==> flow/design.v <==
`timescale 1ns/1ps
module axi_fifo #(
    parameter WIDTH     = 32,
    parameter DEPTH     = 16,
    parameter PTR_WIDTH = 4    
)(
    input  logic             clk,
    input  logic             resetn, 
    input  logic             push,
    input  logic [WIDTH-1:0] fifo_wdata,
    input  logic             pop,
    output wire  [WIDTH-1:0] fifo_rdata,
    output wire              fifo_full,
    output wire              fifo_empty
);
logic [WIDTH-1:0]   mem [DEPTH-1:0];
logic [PTR_WIDTH:0] wptr;
logic [PTR_WIDTH:0] rptr;
wire [PTR_WIDTH:0] fill_level;
wire               wrap;
always @(posedge clk) begin
    if (push && (!fifo_full)) begin
        mem[wptr[PTR_WIDTH-1:0]] <= fifo_wdata;
    end
end
always @(posedge clk or negedge resetn) begin
    if (!resetn) begin
        wptr <= {PTR_WIDTH+1{1'b0}};
    end else if (push && (!fifo_full)) begin
        wptr <= wptr + {{(PTR_WIDTH){1'b0}}, 1'b1};
    end
end
always @(posedge clk or negedge resetn) begin
    if (!resetn) begin
        rptr <= {PTR_WIDTH+1{1'b0}};
    end else if (pop && (!fifo_empty)) begin
        rptr <= rptr + {{(PTR_WIDTH){1'b0}}, 1'b1};
    end
end
assign wrap = wptr[PTR_WIDTH] ^ rptr[PTR_WIDTH];
assign fill_level = {wrap, wptr[PTR_WIDTH-1:0]} - {1'b0, rptr[PTR_WIDTH-1:0]};
assign fifo_full = (fill_level == DEPTH);
assign fifo_empty = (fill_level == {PTR_WIDTH+1{1'b0}});
assign fifo_rdata = mem[rptr[PTR_WIDTH-1:0]];
endmodule
`timescale 1ns/1ps
module axi4_dut 
   (
    input wire ACLK,
    input wire ARESETn,
    input wire [4-1:0] MEM_AWID,
    input wire [32-1:0] MEM_AWADDR,
    input wire [8-1:0] MEM_AWLEN,
    input wire [3-1:0] MEM_AWSIZE,
    input wire [2-1:0] MEM_AWBURST,
    input wire [1-1:0] MEM_AWLOCK,
    input wire [4-1:0] MEM_AWCACHE,
    input wire [3-1:0] MEM_AWPROT,
    input wire [4-1:0] MEM_AWQOS,
    input wire MEM_AWVALID,
    output wire MEM_AWREADY,
    input wire [32-1:0] MEM_WDATA,
    input wire [(32/8)-1:0] MEM_WSTRB,
    input wire MEM_WLAST,
    input wire MEM_WVALID,
    output wire MEM_WREADY,
    output wire [4-1:0] MEM_BID,
    output wire [2-1:0] MEM_BRESP,
    output wire MEM_BVALID,
    input wire MEM_BREADY,
    input wire [4-1:0] MEM_ARID,
    input wire [32-1:0] MEM_ARADDR,
    input wire [8-1:0] MEM_ARLEN,
    input wire [3-1:0] MEM_ARSIZE,
    input wire [2-1:0] MEM_ARBURST,
    input wire [1-1:0] MEM_ARLOCK,
    input wire [4-1:0] MEM_ARCACHE,
    input wire [3-1:0] MEM_ARPROT,
    input wire [4-1:0] MEM_ARQOS,
    input wire MEM_ARVALID,
    output wire MEM_ARREADY,
    output wire [4-1:0] MEM_RID,
    output wire [32-1:0] MEM_RDATA,
    output wire [2-1:0] MEM_RRESP,
    output wire MEM_RLAST,
    output wire MEM_RVALID,
    input wire MEM_RREADY
);
reg [32-1:0] reg_bank [0:32-1];
wire	aw_push;
wire	aw_pop;
wire	w_push;
wire	w_pop;
wire	ar_push;
wire	ar_pop;
wire	r_push;
wire	r_pop;
wire	b_push;
wire	b_pop;
wire	aw_fifo_full;
wire	aw_fifo_empty;
wire	w_fifo_full;
wire	w_fifo_empty;
wire	ar_fifo_full;
wire	ar_fifo_empty;
wire	r_fifo_full;
wire	r_fifo_empty;
wire	b_fifo_full;
wire	b_fifo_empty;
wire [(32 + 8 + 3 + 2 + 4 + 3 + 1 + 4 +  4 + 7  )-1:0] aw_fifo_wdata;
wire [(32 + 8 + 3 + 2 + 4 + 3 + 1 + 4 +  4 + 7  )-1:0] aw_fifo_rdata;
wire [( 32 + 8 + 3 + 2 + 4 + 3 +1 +4 +4 + 7 )-1:0] ar_fifo_wdata;
wire [( 32 + 8 + 3 + 2 + 4 + 3 +1 +4 +4 + 7 )-1:0] ar_fifo_rdata;
wire [(1 + (32/8) + 32 )-1:0]  w_fifo_wdata;
wire [(1 + (32/8) + 32 )-1:0]  w_fifo_rdata;
wire [( 32 + 2 + 4 + 2 )-1:0]  r_fifo_rdata;
wire [(2 + 4 )-1:0]  b_fifo_wdata;
wire [(2 + 4 )-1:0]  b_fifo_rdata;
reg [( 32 + 2 + 4 + 2 )-1:0] r_fifo_wdata;
reg [2-1:0] bresp_int;  
axi_fifo #(
    .WIDTH((32 + 8 + 3 + 2 + 4 + 3 + 1 + 4 +  4 + 7  )),
    .DEPTH(16),
    .PTR_WIDTH(4)
) aw_fifo (
    .clk(ACLK),
    .resetn(ARESETn),
    .push(aw_push),
    .fifo_wdata(aw_fifo_wdata),
    .pop(aw_pop),
    .fifo_rdata(aw_fifo_rdata),
    .fifo_full(aw_fifo_full),
    .fifo_empty(aw_fifo_empty)
);
assign aw_push = MEM_AWVALID && MEM_AWREADY && !aw_fifo_full;
assign MEM_AWREADY = !aw_fifo_full;
assign aw_pop = !aw_fifo_empty && !w_fifo_empty && !b_fifo_full;
assign aw_fifo_wdata = {MEM_AWID, MEM_AWADDR, MEM_AWLEN, {{1'b0}, MEM_AWSIZE}, {{2'b00}, MEM_AWBURST}, MEM_AWCACHE, {{1'b0}, MEM_AWPROT}, {{3'b000}, MEM_AWLOCK}, MEM_AWQOS};  
axi_fifo #(
    .WIDTH((1 + (32/8) + 32 )),
    .DEPTH(16),
    .PTR_WIDTH(4)
) w_fifo (
    .clk(ACLK),
    .resetn(ARESETn),
    .push(w_push),
    .fifo_wdata(w_fifo_wdata),
    .pop(w_pop),
    .fifo_rdata(w_fifo_rdata),
    .fifo_full(w_fifo_full),
    .fifo_empty(w_fifo_empty)
);
assign w_push = MEM_WVALID && MEM_WREADY && !w_fifo_full;
assign MEM_WREADY = !w_fifo_full;
assign w_pop = !w_fifo_empty && aw_pop;
assign w_fifo_wdata = {MEM_WLAST, MEM_WSTRB, MEM_WDATA};
axi_fifo #(
    .WIDTH((2 + 4 )),
    .DEPTH(16),
    .PTR_WIDTH(4)
) b_fifo (
    .clk(ACLK),
    .resetn(ARESETn),
    .push(b_push),
    .fifo_wdata(b_fifo_wdata),
    .pop(b_pop),
    .fifo_rdata(b_fifo_rdata),
    .fifo_full(b_fifo_full),
    .fifo_empty(b_fifo_empty)
);
assign b_push = w_pop && !b_fifo_full && aw_pop;
assign b_pop = MEM_BREADY && MEM_BVALID;
assign MEM_BVALID = !b_fifo_empty;
assign MEM_BID = b_fifo_rdata[(2 + 4 )-1:(2 + 4 )-4];
assign MEM_BRESP = b_fifo_rdata[(2 + 4 )-4-1:0];
assign b_fifo_wdata = {aw_fifo_rdata[(32 + 8 + 3 + 2 + 4 + 3 + 1 + 4 +  4 + 7  )-1:(32 + 8 + 3 + 2 + 4 + 3 + 1 + 4 +  4 + 7  )-4], bresp_int};
axi_fifo #(
    .WIDTH(( 32 + 8 + 3 + 2 + 4 + 3 +1 +4 +4 + 7 )),
    .DEPTH(16),
    .PTR_WIDTH(4)
) ar_fifo (
    .clk(ACLK),
    .resetn(ARESETn),
    .push(ar_push),
    .fifo_wdata(ar_fifo_wdata),
    .pop(ar_pop),
    .fifo_rdata(ar_fifo_rdata),
    .fifo_full(ar_fifo_full),
    .fifo_empty(ar_fifo_empty)
);
assign ar_push = MEM_ARVALID && MEM_ARREADY && !ar_fifo_full;  
assign MEM_ARREADY = !ar_fifo_full;
assign ar_pop = !ar_fifo_empty && !r_fifo_full;
assign ar_fifo_wdata = {MEM_ARID, MEM_ARADDR, MEM_ARLEN, {{1'b0}, MEM_ARSIZE}, {{2'b00}, MEM_ARBURST}, MEM_ARCACHE, {{1'b0}, MEM_ARPROT}, {{3'b000}, MEM_ARLOCK}, MEM_ARQOS};
axi_fifo #(
    .WIDTH(( 32 + 2 + 4 + 2 )),
    .DEPTH(16),
    .PTR_WIDTH(4)
) r_fifo (
    .clk(ACLK),
    .resetn(ARESETn),
    .push(r_push),
    .fifo_wdata(r_fifo_wdata),
    .pop(r_pop),
    .fifo_rdata(r_fifo_rdata),
    .fifo_full(r_fifo_full),
    .fifo_empty(r_fifo_empty)
);
assign r_push = ar_pop && !r_fifo_full;
assign r_pop = MEM_RREADY && MEM_RVALID;
assign MEM_RVALID = !r_fifo_empty;
assign MEM_RID = r_fifo_rdata[( 32 + 2 + 4 + 2 )-1:2+2+32];
assign MEM_RDATA = r_fifo_rdata[32-1:0];
assign MEM_RRESP = r_fifo_rdata[2+2+32-1:32];
assign MEM_RLAST = 1'b1;
always @(posedge ACLK or negedge ARESETn) begin
    if (!ARESETn) begin
        integer i;
        for (i = 0; i < 32; i = i + 1) begin
            reg_bank[i] <= {32{1'b0}};
        end
    end else begin
        if (aw_pop && w_pop) begin
            if (aw_fifo_rdata[(32 + 8 + 3 + 2 + 4 + 3 + 1 + 4 +  4 + 7  )-5:32] >= 32'h00000000 && aw_fifo_rdata[(32 + 8 + 3 + 2 + 4 + 3 + 1 + 4 +  4 + 7  )-5:32] <= 32'h0000001F) begin
                reg_bank[aw_fifo_rdata[(32 + 8 + 3 + 2 + 4 + 3 + 1 + 4 +  4 + 7  )-5:32]] <= w_fifo_rdata[32-1:0];
            end
        end
    end
end
always @(*) begin
    bresp_int = 2'b00;
    if (aw_pop && w_pop) begin
        if (aw_fifo_rdata[(32 + 8 + 3 + 2 + 4 + 3 + 1 + 4 +  4 + 7  )-5:32] >= 32'h00000000 && aw_fifo_rdata[(32 + 8 + 3 + 2 + 4 + 3 + 1 + 4 +  4 + 7  )-5:32] <= 32'h0000001F) begin
            bresp_int = 2'b00;  
        end else begin
            bresp_int = 2'b11;  
        end
    end
end
always @(*) begin
    r_fifo_wdata = {( 32 + 2 + 4 + 2 ){1'b0}};
    if (!ARESETn) begin
        r_fifo_wdata = {( 32 + 2 + 4 + 2 ){1'b0}};
    end else begin
        if (ar_pop) begin
            if (ar_fifo_rdata[( 32 + 8 + 3 + 2 + 4 + 3 +1 +4 +4 + 7 )-5:32] >= 32'h00000000 && ar_fifo_rdata[( 32 + 8 + 3 + 2 + 4 + 3 +1 +4 +4 + 7 )-5:32] <= 32'h0000001F) begin
                r_fifo_wdata = {ar_fifo_rdata[( 32 + 8 + 3 + 2 + 4 + 3 +1 +4 +4 + 7 )-1:( 32 + 8 + 3 + 2 + 4 + 3 +1 +4 +4 + 7 )-4], {{2'b00}, 2'b00}, reg_bank[ar_fifo_rdata[( 32 + 8 + 3 + 2 + 4 + 3 +1 +4 +4 + 7 )-5:32]]};
            end else begin
                r_fifo_wdata = {ar_fifo_rdata[( 32 + 8 + 3 + 2 + 4 + 3 +1 +4 +4 + 7 )-1:( 32 + 8 + 3 + 2 + 4 + 3 +1 +4 +4 + 7 )-4], {{2'b00}, 2'b11}, {32{1'b0}}};  
            end
        end
    end
end
endmodule
# ---- Tool chain data of axi4_dut
# The steps from the RTL of axi4_dut to its reports follow in flow order.
# Lines are those of the file above, counted from 1.
# Not given: n/a
dict set report inputs {
  top {axi4_dut}
  clock {ACLK}
  library {sky130hd}
  lib_corner {tt_025C_1v80}
}

# ---- Word-level counts
# Source: Yosys, flattened and elaborated. Widths are those after wreduce. Registers that Yosys merges into a memory's read port (data or address) are not register bits. Print and check cells do not count. Equal cells are merged and count once.
# Yosys's memory passes give these memory sizes; they may raise the number of words (mostly to a power of two), join words into wider ones and drop unused or constant bits.
dict set report classes {
  eq_ne 67
  addsub 15
  n_reduce_logical 77
  muxes 21
  compare 4
  logic 5
}
# cell n
set op_table {}
lappend op_table {{32-bit case mux with 32-bit select} 1}
lappend op_table {{5-bit equality test with constant B} 37}
lappend op_table {{68-bit 2-to-1 mux} 2}
lappend op_table {{40-bit 2-to-1 mux} 3}
lappend op_table {{3-bit AND reduction} 32}
lappend op_table {{5-bit by 4-bit equality test with 1-bit output with constant B} 16}
lappend op_table {{32-bit by 1-bit >= comparator with 1-bit output with constant B} 2}
lappend op_table {{32-bit by 5-bit <= comparator with 1-bit output with constant B} 2}
lappend op_table {{5-bit by 1-bit adder with 5-bit output with constant B} 10}
lappend op_table {{5-bit by 3-bit equality test with 1-bit output with constant B} 8}
lappend op_table {{37-bit 2-to-1 mux} 1}
lappend op_table {{5-bit zero test} 7}
lappend op_table {{34-bit 2-to-1 mux} 1}
lappend op_table {{1-bit logical AND} 28}
lappend op_table {{5-bit by 4-bit subtractor with 5-bit output} 5}
lappend op_table {{5-bit by 2-bit equality test with 1-bit output with constant B} 4}
lappend op_table {{4-bit 2-to-1 mux} 5}
lappend op_table {{1-bit zero test} 10}
lappend op_table {{5-bit by 1-bit equality test with 1-bit output with constant B} 2}
lappend op_table {{6-bit 2-to-1 mux} 1}
lappend op_table {{1-bit bitwise XOR} 5}
lappend op_table {{1-bit 2-to-1 mux} 5}
lappend op_table {{2-bit 2-to-1 mux} 2}
dict set report bits {
  memories 5
  wordCells 236
  register_bits 1074
  ramBits 3504
  output_inout_bits 50
}
# name words width rd wr line
set mem_list {}
lappend mem_list {ar_fifo.mem 16 68 1 1 16} ;# logic [WIDTH-1:0]   mem [DEPTH-1:0];
lappend mem_list {aw_fifo.mem 16 68 1 1 16}
lappend mem_list {r_fifo.mem 16 40 1 1 16}
lappend mem_list {w_fifo.mem 16 37 1 1 16}
lappend mem_list {b_fifo.mem 16 6 1 1 16}

# ---- Longest topological paths
# Depth = most cells in a row (Yosys ltp): at word level without a register or memory, in the mapped netlist without a sequential cell, where the memories' decode and read muxes count.
dict set report depth {
  depth_word 11
  abc_area 0
  depth_mapped 15
  ltp_nobuf 10
}

# ---- Netlist
# The flow's flattened synthesis, as Yosys stat reports it; memories are mapped. The netlist is that of the ABC_AREA named above (0 if unset); the other value can give another one.
# The area totals of this step are shown rounded.
# cell n area_total_um2
set by_type {}
lappend by_type {sky130_fd_sc_hd__edfxtp_1 2336 7.01E+04}
lappend by_type {sky130_fd_sc_hd__dfrtp_1 1074 2.69E+04}
lappend by_type {sky130_fd_sc_hd__mux4_2 451 1.02E+04}
lappend by_type {sky130_fd_sc_hd__mux2_2 704 7.93E+03}
lappend by_type {sky130_fd_sc_hd__mux2_1 349 3.93E+03}
lappend by_type {sky130_fd_sc_hd__nor4_1 177 1.11E+03}
lappend by_type {sky130_fd_sc_hd__a22oi_1 141 1.06E+03}
lappend by_type {sky130_fd_sc_hd__clkbuf_1 280 1.05E+03}
lappend by_type {sky130_fd_sc_hd__mux2i_1 97 970.931}
lappend by_type {sky130_fd_sc_hd__buf_2 133 665.638}
lappend by_type {sky130_fd_sc_hd__ha_1 45 563.04}
lappend by_type {sky130_fd_sc_hd__nand4_1 86 538.016}
lappend by_type {sky130_fd_sc_hd__nand3_1 107 535.514}
lappend by_type {sky130_fd_sc_hd__nand2_1 128 480.461}
lappend by_type {sky130_fd_sc_hd__nor2_1 113 424.157}
lappend by_type {sky130_fd_sc_hd__nor3_1 84 420.403}
lappend by_type {sky130_fd_sc_hd__a2111oi_0 47 411.645}
lappend by_type {sky130_fd_sc_hd__and3_1 64 400.384}
# Other cell types: 74; their cells: 798.
dict set report synth_totals {
  area_mm2 0.134
  flip_flops 3410
  n_buf 482
  seqArea_mm2 0.097
  stdcells 7214
}
# The figures by module come from a second, unflattened synthesis with its own total; it is not the netlist above.
dict set report hier_totals {
  hier_cells 9222
  area_unflattened_mm2 0.182
}
# Rows give one instance, submodules left out.
# mod n_cells instances seq_area_mm2 area_mm2
set modules {}
lappend modules {axi_fifo 1594 2 0.0329 0.0416}
lappend modules {axi4_dut 3681 1 0.0256 0.0467}
lappend modules {axi_fifo 1192 1 0.0195 0.0251}
lappend modules {axi_fifo 908 1 0.018 0.023}
lappend modules {axi_fifo 253 1 0.00313 0.00449}

# ---- Timing after synthesis
# Source: OpenSTA report_checks on the synthesized netlist (no wires, ideal clock, input and output delay 20% of the period each), path of least setup slack; recovery checks are left aside. Register names are those of the netlist, which keeps one name where synthesis merged equal registers.
dict set report synth_path {
  kind {register to register}
  startpoint {register ar_fifo.rptr[2]}
  endpoint {memory r_fifo.mem[3][0]}
  path_buffers 5
  driving_pins 15
  path_delay_ps 6268
  t_arrival_ps 5791
  path_slack_ps 3732
  period_ps 10000
  t_required_ps 9523
  setup_ps 477
  period_less_setup_slack_ps 6268
}
# "path_delay_ps" = arrival - input delay + setup time.
# "driving_pins": output pins that drive a net of the path, with the launching flip-flop's if there is one; two outputs of one cell count as two.
# "period_less_setup_slack_ps" is the clock period less the worst setup slack; recovery checks do not enter. This is arithmetic on one report: input and output delays are still those of the set period (20% each).
# Between the ends stands the longest chain of elaborated cells between them, by number of cells; it is not shown to be the way that was timed. Of several equally long chains one is given.
# Each line given opens the expression or statement behind the cell; cells for indexed reads and writes are added by Yosys, which also makes memories of some case tables.
# Only ways into the end's enable, where the timed path ends, are counted here.
dict set report synth_via {
  path_cell_list {sky130_fd_sc_hd__dfrtp_1 > sky130_fd_sc_hd__buf_2 > sky130_fd_sc_hd__clkbuf_1 > sky130_fd_sc_hd__clkbuf_1 > sky130_fd_sc_hd__buf_1 > sky130_fd_sc_hd__clkinv_1 > sky130_fd_sc_hd__ha_1 > sky130_fd_sc_hd__o21ai_0 > sky130_fd_sc_hd__a21bo_2 > sky130_fd_sc_hd__a22oi_1 > sky130_fd_sc_hd__nor2_1 > sky130_fd_sc_hd__a22oi_1 > sky130_fd_sc_hd__clkbuf_1 > sky130_fd_sc_hd__nand2_1 > sky130_fd_sc_hd__nor3_1}
  elab_chain_cells 7
  cells_between 8
}
# item line
set synth_lines {}
lappend synth_lines {{start, declared} 18} ;# logic [PTR_WIDTH:0] rptr;
lappend synth_lines {{start, assigned} 35} ;# rptr <= {PTR_WIDTH+1{1'b0}};
lappend synth_lines {{start, assigned} 37} ;# rptr <= rptr + {{(PTR_WIDTH){1'b0}}, 1'b1};
lappend synth_lines {{5-bit by 4-bit subtractor with 5-bit output} 41} ;# assign fill_level = {wrap, wptr[PTR_WIDTH-1:0]} - {1'b0, rptr[PTR_WIDTH-1:0]};
lappend synth_lines {{5-bit zero test} 43} ;# assign fifo_empty = (fill_level == {PTR_WIDTH+1{1'b0}});
lappend synth_lines {{1-bit zero test} 193} ;# assign ar_pop = !ar_fifo_empty && !r_fifo_full;
lappend synth_lines {{1-bit logical AND} 193}
lappend synth_lines {{1-bit logical AND} 209} ;# assign r_push = ar_pop && !r_fifo_full;
lappend synth_lines {{1-bit logical AND} 22} ;# if (push && (!fifo_full)) begin
lappend synth_lines {{4-bit 2-to-1 mux} 22}
lappend synth_lines {{end, declared} 16} ;# logic [WIDTH-1:0]   mem [DEPTH-1:0];

# ---- Worst path after layout
# Path of least setup slack in the final report of run B (OpenROAD, finished layout, wires in). Where an end is a register, its clock arrival counts in the times.
# The path's times are printed in steps of 10 ps; the period is the one set.
dict set report layout_path {
  kind {register to output}
  startpoint {register ar_fifo.rptr[0]}
  endpoint {output MEM_ARREADY}
  t_arrival_ps 4020
  period_ps 4860
  path_slack_ps -140
  output_delay_ps 970
  path_buffers 2
  t_required_ps 3890
  driving_pins 10
}
# Between the ends stands the longest chain of elaborated cells between them, by number of cells; it is not shown to be the way that was timed. Of several equally long chains one is given.
dict set report layout_via {
  path_cell_list {sky130_fd_sc_hd__dfrtp_4 > sky130_fd_sc_hd__buf_4 > sky130_fd_sc_hd__ha_1 > sky130_fd_sc_hd__nor2b_1 > sky130_fd_sc_hd__o21ai_0 > sky130_fd_sc_hd__a21bo_2 > sky130_fd_sc_hd__a22oi_1 > sky130_fd_sc_hd__nor2_1 > sky130_fd_sc_hd__nand2_1 > sky130_fd_sc_hd__clkdlybuf4s50_1}
  elab_chain_cells 3
  cells_between 3
}
# item line
set layout_lines {}
lappend layout_lines {{start, declared} 18} ;# logic [PTR_WIDTH:0] rptr;
lappend layout_lines {{start, assigned} 35} ;# rptr <= {PTR_WIDTH+1{1'b0}};
lappend layout_lines {{start, assigned} 37} ;# rptr <= rptr + {{(PTR_WIDTH){1'b0}}, 1'b1};
lappend layout_lines {{5-bit by 4-bit subtractor with 5-bit output} 41} ;# assign fill_level = {wrap, wptr[PTR_WIDTH-1:0]} - {1'b0, rptr[PTR_WIDTH-1:0]};
lappend layout_lines {{5-bit equality test} 42} ;# assign fifo_full = (fill_level == DEPTH);
lappend layout_lines {{1-bit zero test} 192} ;# assign MEM_ARREADY = !ar_fifo_full;
lappend layout_lines {{end, declared} 81} ;# output wire MEM_ARREADY,

# Top module axi4_dut; platform sky130hd; tools Yosys and OpenROAD; 4 stored runs in no particular order. Input and output delays are each 20% of the period that was set; the output load is 0.01 pF.
# "period_reached_ps" is the run's clock period less its worst setup slack. It is reckoned from that one timing run; input and output delays stay at 20% of the period that was set.
# "worst_path_allowed_less_slack_ps" means the part of the period allowed to the worst setup path (the constraints hold back 20% at inputs and 20% at outputs) less its slack; where the path has registers, the arrival times of their clocks count too.
# By "power_uw" is meant OpenSTA's value without simulated activity: inputs other than the clock are taken to toggle once in ten clock periods, and the tool carries that through the logic.
# "worst_path_allowed_less_slack_ps" is given in steps of 10 ps.
# Values from the reports are rounded here.
run="run A" settings CAP_MARGIN=20 CELL_PAD_IN_SITES_DETAIL_PLACEMENT=2 CORE_UTILIZATION=72 PLACE_DENSITY=0.44 SETUP_SLACK_MARGIN=0.59 TNS_END_PERCENT=40 period_ns=10.8 CORE_MARGIN=2 SLEW_MARGIN=20
run="run A" outcome="did not finish, placement stopped with DPL-0033"
run="run B" settings CORE_ASPECT_RATIO=0.67 CORE_UTILIZATION=21 GPL_ROUTABILITY_DRIVEN=1 PLACE_DENSITY_LB_ADDON=0.23 SETUP_SLACK_MARGIN=-0.49 TNS_END_PERCENT=80 period_ns=4.86 CAP_MARGIN=20 CORE_MARGIN=2 SLEW_MARGIN=20
run="run B" results synthArea_mm2=0.134 die_footprint_mm2=0.643 final_cell_area_mm2=0.162 setup_ws_ps=-135 tns_ps=-4660 power_uw=100000 period_reached_ps=4995 worst_path_allowed_less_slack_ps=4020 critical_path_kind="register to output"
run="run C" settings CELL_PAD_IN_SITES_DETAIL_PLACEMENT=0 CELL_PAD_IN_SITES_GLOBAL_PLACEMENT=2 CORE_MARGIN=9 CTS_CLUSTER_DIAMETER=291 CTS_CLUSTER_SIZE=82 GPL_ROUTABILITY_DRIVEN=1 MAX_ROUTING_LAYER="met4" MIN_ROUTING_LAYER="met2" PLACE_DENSITY_LB_ADDON=0.01 SETUP_SLACK_MARGIN=1.39 SLEW_MARGIN=40 TNS_END_PERCENT=45 period_ns=7.22 CAP_MARGIN=20 CORE_UTILIZATION=40
run="run C" results synthArea_mm2=0.134 die_footprint_mm2=0.355 final_cell_area_mm2=0.145 setup_ws_ps=1520 tns_ps=0 power_uw=55600 period_reached_ps=5701 worst_path_allowed_less_slack_ps=5700 critical_path_kind="register to register"
run="run D" settings CORE_UTILIZATION=40 PLACE_DENSITY=0.6 SETUP_SLACK_MARGIN=0.54 period_ns=6.84 CAP_MARGIN=20 CORE_MARGIN=2 SLEW_MARGIN=20
run="run D" results synthArea_mm2=0.134 die_footprint_mm2=0.339 final_cell_area_mm2=0.153 setup_ws_ps=999 tns_ps=0 power_uw=67400 period_reached_ps=5841 worst_path_allowed_less_slack_ps=4470 critical_path_kind="register to output"
